==> flow/design.v <==
`timescale 1ns / 1ps
module compression(
    input [31:0] Ki, Wi,
    input [31:0] ain, bin, cin, din, ein, fin, gin, hin,
    output [31:0] aout, bout, cout, dout, eout, fout, gout, hout
    );
    wire [31:0] S0, S1, T1, T2, Ch_efg, Maj_abc;
    assign S0 = ({ain[1:0],ain[31:2]}) ^ ({ain[12:0],ain[31:13]}) ^ ({ain[21:0],ain[31:22]});
    assign S1 = ({ein[5:0],ein[31:6]}) ^ ({ein[10:0],ein[31:11]}) ^ ({ein[24:0],ein[31:25]});
    assign Maj_abc = (ain & bin) ^ (ain & cin) ^ (bin & cin);
    assign Ch_efg = (ein & fin) ^ (~ein & gin);
    assign T1 = hin + S1 + Ch_efg + Ki + Wi;
    assign T2 = S0 + Maj_abc;
    assign aout = T1 + T2;
    assign bout = ain;
    assign cout = bin;
    assign dout = cin;
    assign eout = din + T1;
    assign fout = ein;
    assign gout = fin;
    assign hout = gin;
endmodule
`timescale 1ns / 1ps
module sigma0(
    input [31:0] X,
    output [31:0] Y
    );
    assign Y = {X[6:0], X[31:7]} ^ {X[17:0], X[31:18]} ^ {3'b000, X[31:3]};
endmodule
module sigma1(
    input [31:0] X,
    output [31:0] Y
    );
    assign Y = {X[16:0], X[31:17]} ^ {X[18:0], X[31:19]} ^ {10'b0000000000, X[31:10]};
endmodule
module expander(
    input [31:0] Wm16, Wm15, Wm7, Wm2,
    output [31:0] Wnext
    );
    wire [31:0] sigmaL0Out, sigmaL1Out;
    sigma0 s0(.X(Wm15), .Y(sigmaL0Out));
    sigma1 s1(.X(Wm2), .Y(sigmaL1Out));
    assign Wnext = sigmaL1Out + Wm7 + sigmaL0Out + Wm16;
endmodule
`timescale 1ns / 1ps
module sha256_core(
    input clk, rst_n,
    input start,                
    input init,                 
    input [511:0] block,        
    output reg ready,
    output reg done,
    output [255:0] hash
    );
    localparam
        H01 = 32'h6A09E667,
        H02 = 32'hBB67AE85,
        H03 = 32'h3C6EF372,
        H04 = 32'hA54FF53A,
        H05 = 32'h510E527F,
        H06 = 32'h9B05688C,
        H07 = 32'h1F83D9AB,
        H08 = 32'h5BE0CD19;
    reg [31:0] H0, H1, H2, H3, H4, H5, H6, H7;
    reg [31:0] a, b, c, d, e, f, g, h;
    reg [31:0] W [0:15];
    reg [6:0] counter;
    reg busy;
    reg [31:0] Ki;
    always @(*)
        begin
            case(counter[5:0])
            6'd0:  Ki = 32'h428a2f98; 6'd1:  Ki = 32'h71374491; 6'd2:  Ki = 32'hb5c0fbcf; 6'd3:  Ki = 32'he9b5dba5;
            6'd4:  Ki = 32'h3956c25b; 6'd5:  Ki = 32'h59f111f1; 6'd6:  Ki = 32'h923f82a4; 6'd7:  Ki = 32'hab1c5ed5;
            6'd8:  Ki = 32'hd807aa98; 6'd9:  Ki = 32'h12835b01; 6'd10: Ki = 32'h243185be; 6'd11: Ki = 32'h550c7dc3;
            6'd12: Ki = 32'h72be5d74; 6'd13: Ki = 32'h80deb1fe; 6'd14: Ki = 32'h9bdc06a7; 6'd15: Ki = 32'hc19bf174;
            6'd16: Ki = 32'he49b69c1; 6'd17: Ki = 32'hefbe4786; 6'd18: Ki = 32'h0fc19dc6; 6'd19: Ki = 32'h240ca1cc;
            6'd20: Ki = 32'h2de92c6f; 6'd21: Ki = 32'h4a7484aa; 6'd22: Ki = 32'h5cb0a9dc; 6'd23: Ki = 32'h76f988da;
            6'd24: Ki = 32'h983e5152; 6'd25: Ki = 32'ha831c66d; 6'd26: Ki = 32'hb00327c8; 6'd27: Ki = 32'hbf597fc7;
            6'd28: Ki = 32'hc6e00bf3; 6'd29: Ki = 32'hd5a79147; 6'd30: Ki = 32'h06ca6351; 6'd31: Ki = 32'h14292967;
            6'd32: Ki = 32'h27b70a85; 6'd33: Ki = 32'h2e1b2138; 6'd34: Ki = 32'h4d2c6dfc; 6'd35: Ki = 32'h53380d13;
            6'd36: Ki = 32'h650a7354; 6'd37: Ki = 32'h766a0abb; 6'd38: Ki = 32'h81c2c92e; 6'd39: Ki = 32'h92722c85;
            6'd40: Ki = 32'ha2bfe8a1; 6'd41: Ki = 32'ha81a664b; 6'd42: Ki = 32'hc24b8b70; 6'd43: Ki = 32'hc76c51a3;
            6'd44: Ki = 32'hd192e819; 6'd45: Ki = 32'hd6990624; 6'd46: Ki = 32'hf40e3585; 6'd47: Ki = 32'h106aa070;
            6'd48: Ki = 32'h19a4c116; 6'd49: Ki = 32'h1e376c08; 6'd50: Ki = 32'h2748774c; 6'd51: Ki = 32'h34b0bcb5;
            6'd52: Ki = 32'h391c0cb3; 6'd53: Ki = 32'h4ed8aa4a; 6'd54: Ki = 32'h5b9cca4f; 6'd55: Ki = 32'h682e6ff3;
            6'd56: Ki = 32'h748f82ee; 6'd57: Ki = 32'h78a5636f; 6'd58: Ki = 32'h84c87814; 6'd59: Ki = 32'h8cc70208;
            6'd60: Ki = 32'h90befffa; 6'd61: Ki = 32'ha4506ceb; 6'd62: Ki = 32'hbef9a3f7; default: Ki = 32'hc67178f2;
            endcase
        end
    wire [31:0] an, bn, cn, dn, en, fn, gn, hn;
    wire [31:0] Wnext;
    compression u_compression(
        .Ki(Ki), .Wi(W[0]),
        .ain(a), .bin(b), .cin(c), .din(d), .ein(e), .fin(f), .gin(g), .hin(h),
        .aout(an), .bout(bn), .cout(cn), .dout(dn), .eout(en), .fout(fn), .gout(gn), .hout(hn)
        );
    expander u_expander(
        .Wm16(W[0]), .Wm15(W[1]), .Wm7(W[9]), .Wm2(W[14]),
        .Wnext(Wnext)
        );
    assign hash = {H0, H1, H2, H3, H4, H5, H6, H7};
    integer i;
    always @(posedge clk)
        begin
            if (~rst_n)
                begin
                    H0 <= H01; H1 <= H02; H2 <= H03; H3 <= H04;
                    H4 <= H05; H5 <= H06; H6 <= H07; H7 <= H08;
                    counter <= 0;
                    busy <= 0;
                    ready <= 1;
                    done <= 0;
                end
            else
                begin
                    done <= 0;
                    if (ready && start)
                        begin
                            if (init)
                                begin
                                    H0 <= H01; H1 <= H02; H2 <= H03; H3 <= H04;
                                    H4 <= H05; H5 <= H06; H6 <= H07; H7 <= H08;
                                    a <= H01; b <= H02; c <= H03; d <= H04;
                                    e <= H05; f <= H06; g <= H07; h <= H08;
                                end
                            else
                                begin
                                    a <= H0; b <= H1; c <= H2; d <= H3;
                                    e <= H4; f <= H5; g <= H6; h <= H7;
                                end
                            for (i = 0; i < 16; i = i + 1)
                                W[i] <= block[511-32*i -: 32];
                            counter <= 0;
                            busy <= 1;
                            ready <= 0;
                        end
                    else if (busy)
                        begin
                            if (counter == 64)
                                begin
                                    H0 <= H0 + a; H1 <= H1 + b; H2 <= H2 + c; H3 <= H3 + d;
                                    H4 <= H4 + e; H5 <= H5 + f; H6 <= H6 + g; H7 <= H7 + h;
                                    busy <= 0;
                                    ready <= 1;
                                    done <= 1;
                                end
                            else
                                begin
                                    a <= an; b <= bn; c <= cn; d <= dn;
                                    e <= en; f <= fn; g <= gn; h <= hn;
                                    for (i = 0; i < 15; i = i + 1)
                                        W[i] <= W[i+1];
                                    W[15] <= Wnext;
                                    counter <= counter + 1;
                                end
                        end
                end
        end
endmodule
Reports on sha256_core
What the tools print for sha256_core, step after step. Line numbers count from 1 in the design file above. Operators carry their Yosys type and port widths (W data, S select, Z words). Cell names lack the library's common part. The mark n/a stands for no value.

Top module: sha256_core. Clock port: clk. Standard-cell library: sky130hd. Timing corner: tt_025C_1v80.

After elaboration
Yosys after proc, flatten, opt, wreduce and memory -nomap, before mapping. Print and check cells are not counted. Equal cells are merged and count once. Yosys's memory passes give these memory sizes; they may raise the number of words (mostly to a power of two), join words into wider ones and drop unused or constant bits.

Flip-flop bits (word level): 1034. The figure for bits in read-only memories is 2048. Clocked read ports x word width: 32. Under memory cells stands 1. For bits of input ports the number is 516. The entry for output and inout bits reads 258.

The entry for $add $sub $neg reads 19. The entry for eq/ne operators reads 2. For multiplexer cells the number is 113. Bitwise operators: 20. The entry for reduce/logical cells reads 8.

Memories: (no name shown) (depth 64, width 32, read ports 1, wr ports 0, line 72) `case(counter[5:0])`.

Operators with widths (count): $mux W32 (104); $add A32 B32 Y32 (18); $xor A32 B32 Y32 (9); $and A32 B32 Y32 (5); $xor A32 B22 Y32 (1); $xor A32 B29 Y32 (1); $not A32 Y32 (1); $mux W6 (2); $add A7 B1 Y7 const B (1); $eq A7 B7 Y1 const B (1); $mux W1 (7); $reduce_and A2 Y1 (2); $reduce_bool A2 Y1 (2); $not A1 Y1 (3); $reduce_and A3 Y1 (1); $reduce_or A3 Y1 (1); $ne A2 B2 Y1 const B (1); $reduce_or A2 Y1 (1); $logic_and A1 B1 Y1 (1).

Logic depth
Depth = most cells in a row (Yosys ltp): at word level without a register or memory, in the mapped netlist without a sequential cell, where the memories' decode and read muxes count.

For depth after elaboration the number is 10. The figure for ABC_AREA is 0. For gate-level depth with buffers the number is 32.

Mapped cells and area
The flow's flattened synthesis, as Yosys stat reports it; memories are mapped. The netlist is that of the ABC_AREA named above (0 if unset); the other value can give another one. Totals and module areas in this step are rounded.

Cell types: edfxtp_1 (count 768, area in all 2.31E+04 um^2); nand2_1 (count 2107, area in all 7.91E+03 um^2); dfxtp_1 (count 298, area in all 5.97E+03 um^2); ha_1 (count 390, area in all 4879.68 um^2); fa_1 (count 195, area in all 3.9E+03 um^2); xnor2_1 (count 362, area in all 3.17E+03 um^2); o21ai_0 (count 589, area in all 2.95E+03 um^2); a21oi_1 (count 496, area in all 2.48E+03 um^2); inv_1 (count 524, area in all 1.97E+03 um^2); xor2_1 (count 198, area in all 1.73E+03 um^2); clkbuf_1 (count 415, area in all 1.56E+03 um^2); a21o_1 (count 194, area in all 1.46E+03 um^2); nor2_1 (count 374, area in all 1.4E+03 um^2); nand3b_1 (count 120, area in all 900.864 um^2); nor3_1 (count 175, area in all 875.84 um^2); nand3_1 (count 152, area in all 760.73 um^2); o21a_1 (count 69, area in all 517.997 um^2); a211oi_1 (count 56, area in all 420.403 um^2).

Other cell types: 72; their cells: 744.

The figure for mapped cells is 8226. Synthesis area: 0.0715 mm^2. For sequential part of the area the number is 0.029 mm^2. Mapped flip-flops: 1066. Under buffers stands 441.

The figures by module come from a second, unflattened synthesis with its own total; it is not the netlist above.

The figure for cells (unflattened synthesis) is 8433. The entry for area total of the unflattened synthesis reads 0.074 mm^2.

Rows give one instance, submodules left out.

Modules: sha256_core (instances 1, cells 6648, area 0.0585 mm^2, seq. area 0.029 mm^2); compression (instances 1, cells 1258, area 0.0106 mm^2, seq. area 0 mm^2); expander (instances 1, cells 463, area 0.00357 mm^2, seq. area 0 mm^2); sigma0 (instances 1, cells 32, area 0.000731 mm^2, seq. area 0 mm^2); sigma1 (instances 1, cells 32, area 0.000611 mm^2, seq. area 0 mm^2).

Timing after synthesis
OpenSTA on the mapped netlist: ideal clock, no wires. The path of least setup slack (recovery checks aside). Input and output delay are each 20% of the period. Register names are those of the netlist, which keeps one name where synthesis merged equal registers.

Kind: input-to-reg. Start point: input port rst_n. End point: register W[0][0]. Under clock period stands 8.0 ns. Under input delay stands 1.600 ns. Under setup time stands 2.162 ns. Under time at the first pin stands 1.600 ns. The entry for arrival time reads 38.719 ns. The figure for data required time is 5.838 ns. The entry for setup slack reads -32.880 ns. The figure for delay of the path is 39.281 ns. The figure for driving pins on the path is 3. For synthesis period reached the number is 40.88 ns.

"delay of the path" = arrival - input delay + setup time. "driving pins on the path": output pins that drive a net of the path, with the launching flip-flop's if there is one; two outputs of one cell count as two. "synthesis period reached" is the clock period less the worst setup slack; recovery checks do not enter. This is arithmetic on one report: input and output delays are still those of the set period (20% each). The rows between start and end are the longest chain of elaborated cells between them; the timing report does not say that the signal goes this way. Where chains are equally long, one stands for them. A line is the first line of the expression or statement that the cell stems from. Yosys adds cells for indexed reads and writes and turns some case tables into memories.

Cells stage by stage: clkinv_1 > clkbuf_1 > a21oi_1. For length of the longest elaborated chain the number is 1. Under elaborated cells on any way between the ends stands 1.

RTL lines, path post-synthesis: start, declared (line 47) `input clk, rst_n,`; $reduce_and A3 Y1; end, assigned (line 133) `W[i] <= block[511-32*i -: 32];`; end, assigned (line 153) `W[i] <= W[i+1];`; end, declared (line 66) `reg [31:0] W [0:15];`.

Worst path after layout
From the final timing report of flow run 1: the path of least setup slack in the routed layout; clock arrival at registers is part of the times.

Kind: reg-to-reg. Start point: register e[1]. End point: register a[31]. Under clock period stands 5.79 ns. Under setup time stands 0.27 ns. Under time at the first pin stands 0.80 ns. The entry for arrival time reads 7.53 ns. The figure for data required time is 6.30 ns. The entry for setup slack reads -1.24 ns. The figure for driving pins on the path is 33.

The rows between start and end are the longest chain of elaborated cells between them; the timing report does not say that the signal goes this way. Where chains are equally long, one stands for them. At most two assigning lines are given for a register; there are more.

Cells stage by stage: edfxtp_1 > mux2i_1 > buf_4 > fa_1 > fa_1 > fa_1 > inv_2 > ha_4 > inv_2 > fa_2 > nor2b_2 > o31a_1 > buf_6 > o21ai_4 > o21bai_1 > a21oi_2 > o21bai_1 > a21oi_2 > xnor2_2 > inv_2 > fa_1 > inv_2 > ha_4 > nand2_4 > or2_4 > o211ai_1 > buf_4 > nand3_2 > a31oi_2 > o22ai_2 > xnor2_1 > xnor2_1 > o21ai_1. For length of the longest elaborated chain the number is 10. Under elaborated cells on any way between the ends stands 14.

RTL lines, path post-layout: start, declared (line 65) `reg [31:0] a, b, c, d, e, f, g, h;`; start, assigned (line 125) `e <= H05; f <= H06; g <= H07; h <= H08;`; start, assigned (line 151) `e <= en; f <= fn; g <= gn; h <= hn;`; $xor A32 B32 Y32 x2 (line 9) `assign S1 = ({ein[5:0],ein[31:6]}) ^ ({ein[10:0],ein[31:11]}) ^ ({ein[24:0],ein[31:25]});`; $add A32 B32 Y32 x4 (line 12) `assign T1 = hin + S1 + Ch_efg + Ki + Wi;`; $add A32 B32 Y32 (line 14) `assign aout = T1 + T2;`; $mux W32 (line 140) `if (counter == 64)`; $mux W32 (line 138) `else if (busy)`; $mux W32 (line 118) `if (ready && start)`; end, assigned (line 124) `a <= H01; b <= H02; c <= H03; d <= H04;`; end, assigned (line 150) `a <= an; b <= bn; c <= cn; d <= dn;`; end, declared (line 65).

Data sheet: physical implementation of sha256_core

Record of 5 stored runs of the RTL-to-layout flow on sha256_core, platform sky130hd. The runs are unordered. Constraints: input delay and output delay 20% of the set period each, output load 0.01 pF. "reached clock period": clock period set for the run, less the worst setup slack. It is reckoned from that one timing run; input and output delays stay at 20% of the period that was set. By "worst path time" is meant the share of the clock period that the worst setup path is allowed (20% is reserved at inputs, 20% at outputs), minus its slack. Clock arrival times at its registers enter into it. The measured numbers are rounded.

Flow run 1 has these settings: ABC_AREA 0; CAP_MARGIN 10; CELL_PAD_IN_SITES_DETAIL_PLACEMENT 1; CORE_UTILIZATION 27; PLACE_DENSITY_LB_ADDON 0.05; SETUP_SLACK_MARGIN 1.08; SLEW_MARGIN 15; period_ns 5.79; CORE_MARGIN 2. The chip area in the Yosys report is 0.0715 mm^2. For the area inside the die boundary the run shows 0.269 mm^2. For the utilization after routing the run shows 36.5%. The lowest setup slack is -1.24 ns. The total negative slack on setup checks stands at -32.2 ns. The reached clock period comes to 7.029 ns. The worst path time reads 7.03 ns. Critical path kind: reg-to-reg.

Flow run 2 has these settings: ABC_AREA 1; CELL_PAD_IN_SITES_DETAIL_PLACEMENT 1; CELL_PAD_IN_SITES_GLOBAL_PLACEMENT 3; CORE_ASPECT_RATIO 1.87; CORE_MARGIN 6; CORE_UTILIZATION 17; CTS_CLUSTER_DIAMETER 319; CTS_CLUSTER_SIZE 39; GPL_ROUTABILITY_DRIVEN 0; MAX_ROUTING_LAYER met5; MIN_ROUTING_LAYER met2; SLEW_MARGIN 0; TNS_END_PERCENT 95; period_ns 10.8; CAP_MARGIN 20. The chip area in the Yosys report is 0.0767 mm^2. For the area inside the die boundary the run shows 0.468 mm^2. For the utilization after routing the run shows 20.7%. The lowest setup slack is 2.37 ns. The total negative slack on setup checks stands at 0.000 ns. The reached clock period comes to 8.427 ns. The worst path time reads 8.43 ns. Critical path kind: reg-to-reg.

Flow run 3 has these settings: CELL_PAD_IN_SITES_DETAIL_PLACEMENT 2; CELL_PAD_IN_SITES_GLOBAL_PLACEMENT 2; CORE_ASPECT_RATIO 0.84; CORE_MARGIN 5; CORE_UTILIZATION 40; CTS_CLUSTER_DIAMETER 192; CTS_CLUSTER_SIZE 61; GPL_TIMING_DRIVEN 0; PLACE_DENSITY 0.6; SLEW_MARGIN 25; period_ns 8.0; CAP_MARGIN 20. The chip area in the Yosys report is 0.0715 mm^2. For the area inside the die boundary the run shows 0.187 mm^2. For the utilization after routing the run shows 48.5%. The lowest setup slack is -0.230 ns. The total negative slack on setup checks stands at -0.786 ns. The reached clock period comes to 8.230 ns. The worst path time reads 8.23 ns. Critical path kind: reg-to-reg.

Flow run 4 has these settings: CELL_PAD_IN_SITES_DETAIL_PLACEMENT 2; CELL_PAD_IN_SITES_GLOBAL_PLACEMENT 3; CORE_ASPECT_RATIO 0.66; CORE_MARGIN 4; CORE_UTILIZATION 40; CTS_CLUSTER_DIAMETER 192; CTS_CLUSTER_SIZE 61; GPL_TIMING_DRIVEN 1; SETUP_SLACK_MARGIN 1.52; SLEW_MARGIN 25; period_ns 12.3; CAP_MARGIN 20. The chip area in the Yosys report is 0.0715 mm^2. For the area inside the die boundary the run shows 0.186 mm^2. For the utilization after routing the run shows 46.5%. The lowest setup slack is 3.33 ns. The total negative slack on setup checks stands at 0.000 ns. The reached clock period comes to 8.974 ns. The worst path time reads 8.97 ns. Critical path kind: reg-to-reg.

Flow run 5 has these settings: CORE_UTILIZATION 33; PLACE_DENSITY 0.6; period_ns 7.7; CAP_MARGIN 20; CORE_MARGIN 2; SLEW_MARGIN 20. The chip area in the Yosys report is 0.0715 mm^2. For the area inside the die boundary the run shows 0.22 mm^2. For the utilization after routing the run shows 40.4%. The lowest setup slack is 0.269 ns. The total negative slack on setup checks stands at 0.000 ns. The reached clock period comes to 7.431 ns. The worst path time reads 7.43 ns. Critical path kind: reg-to-reg.
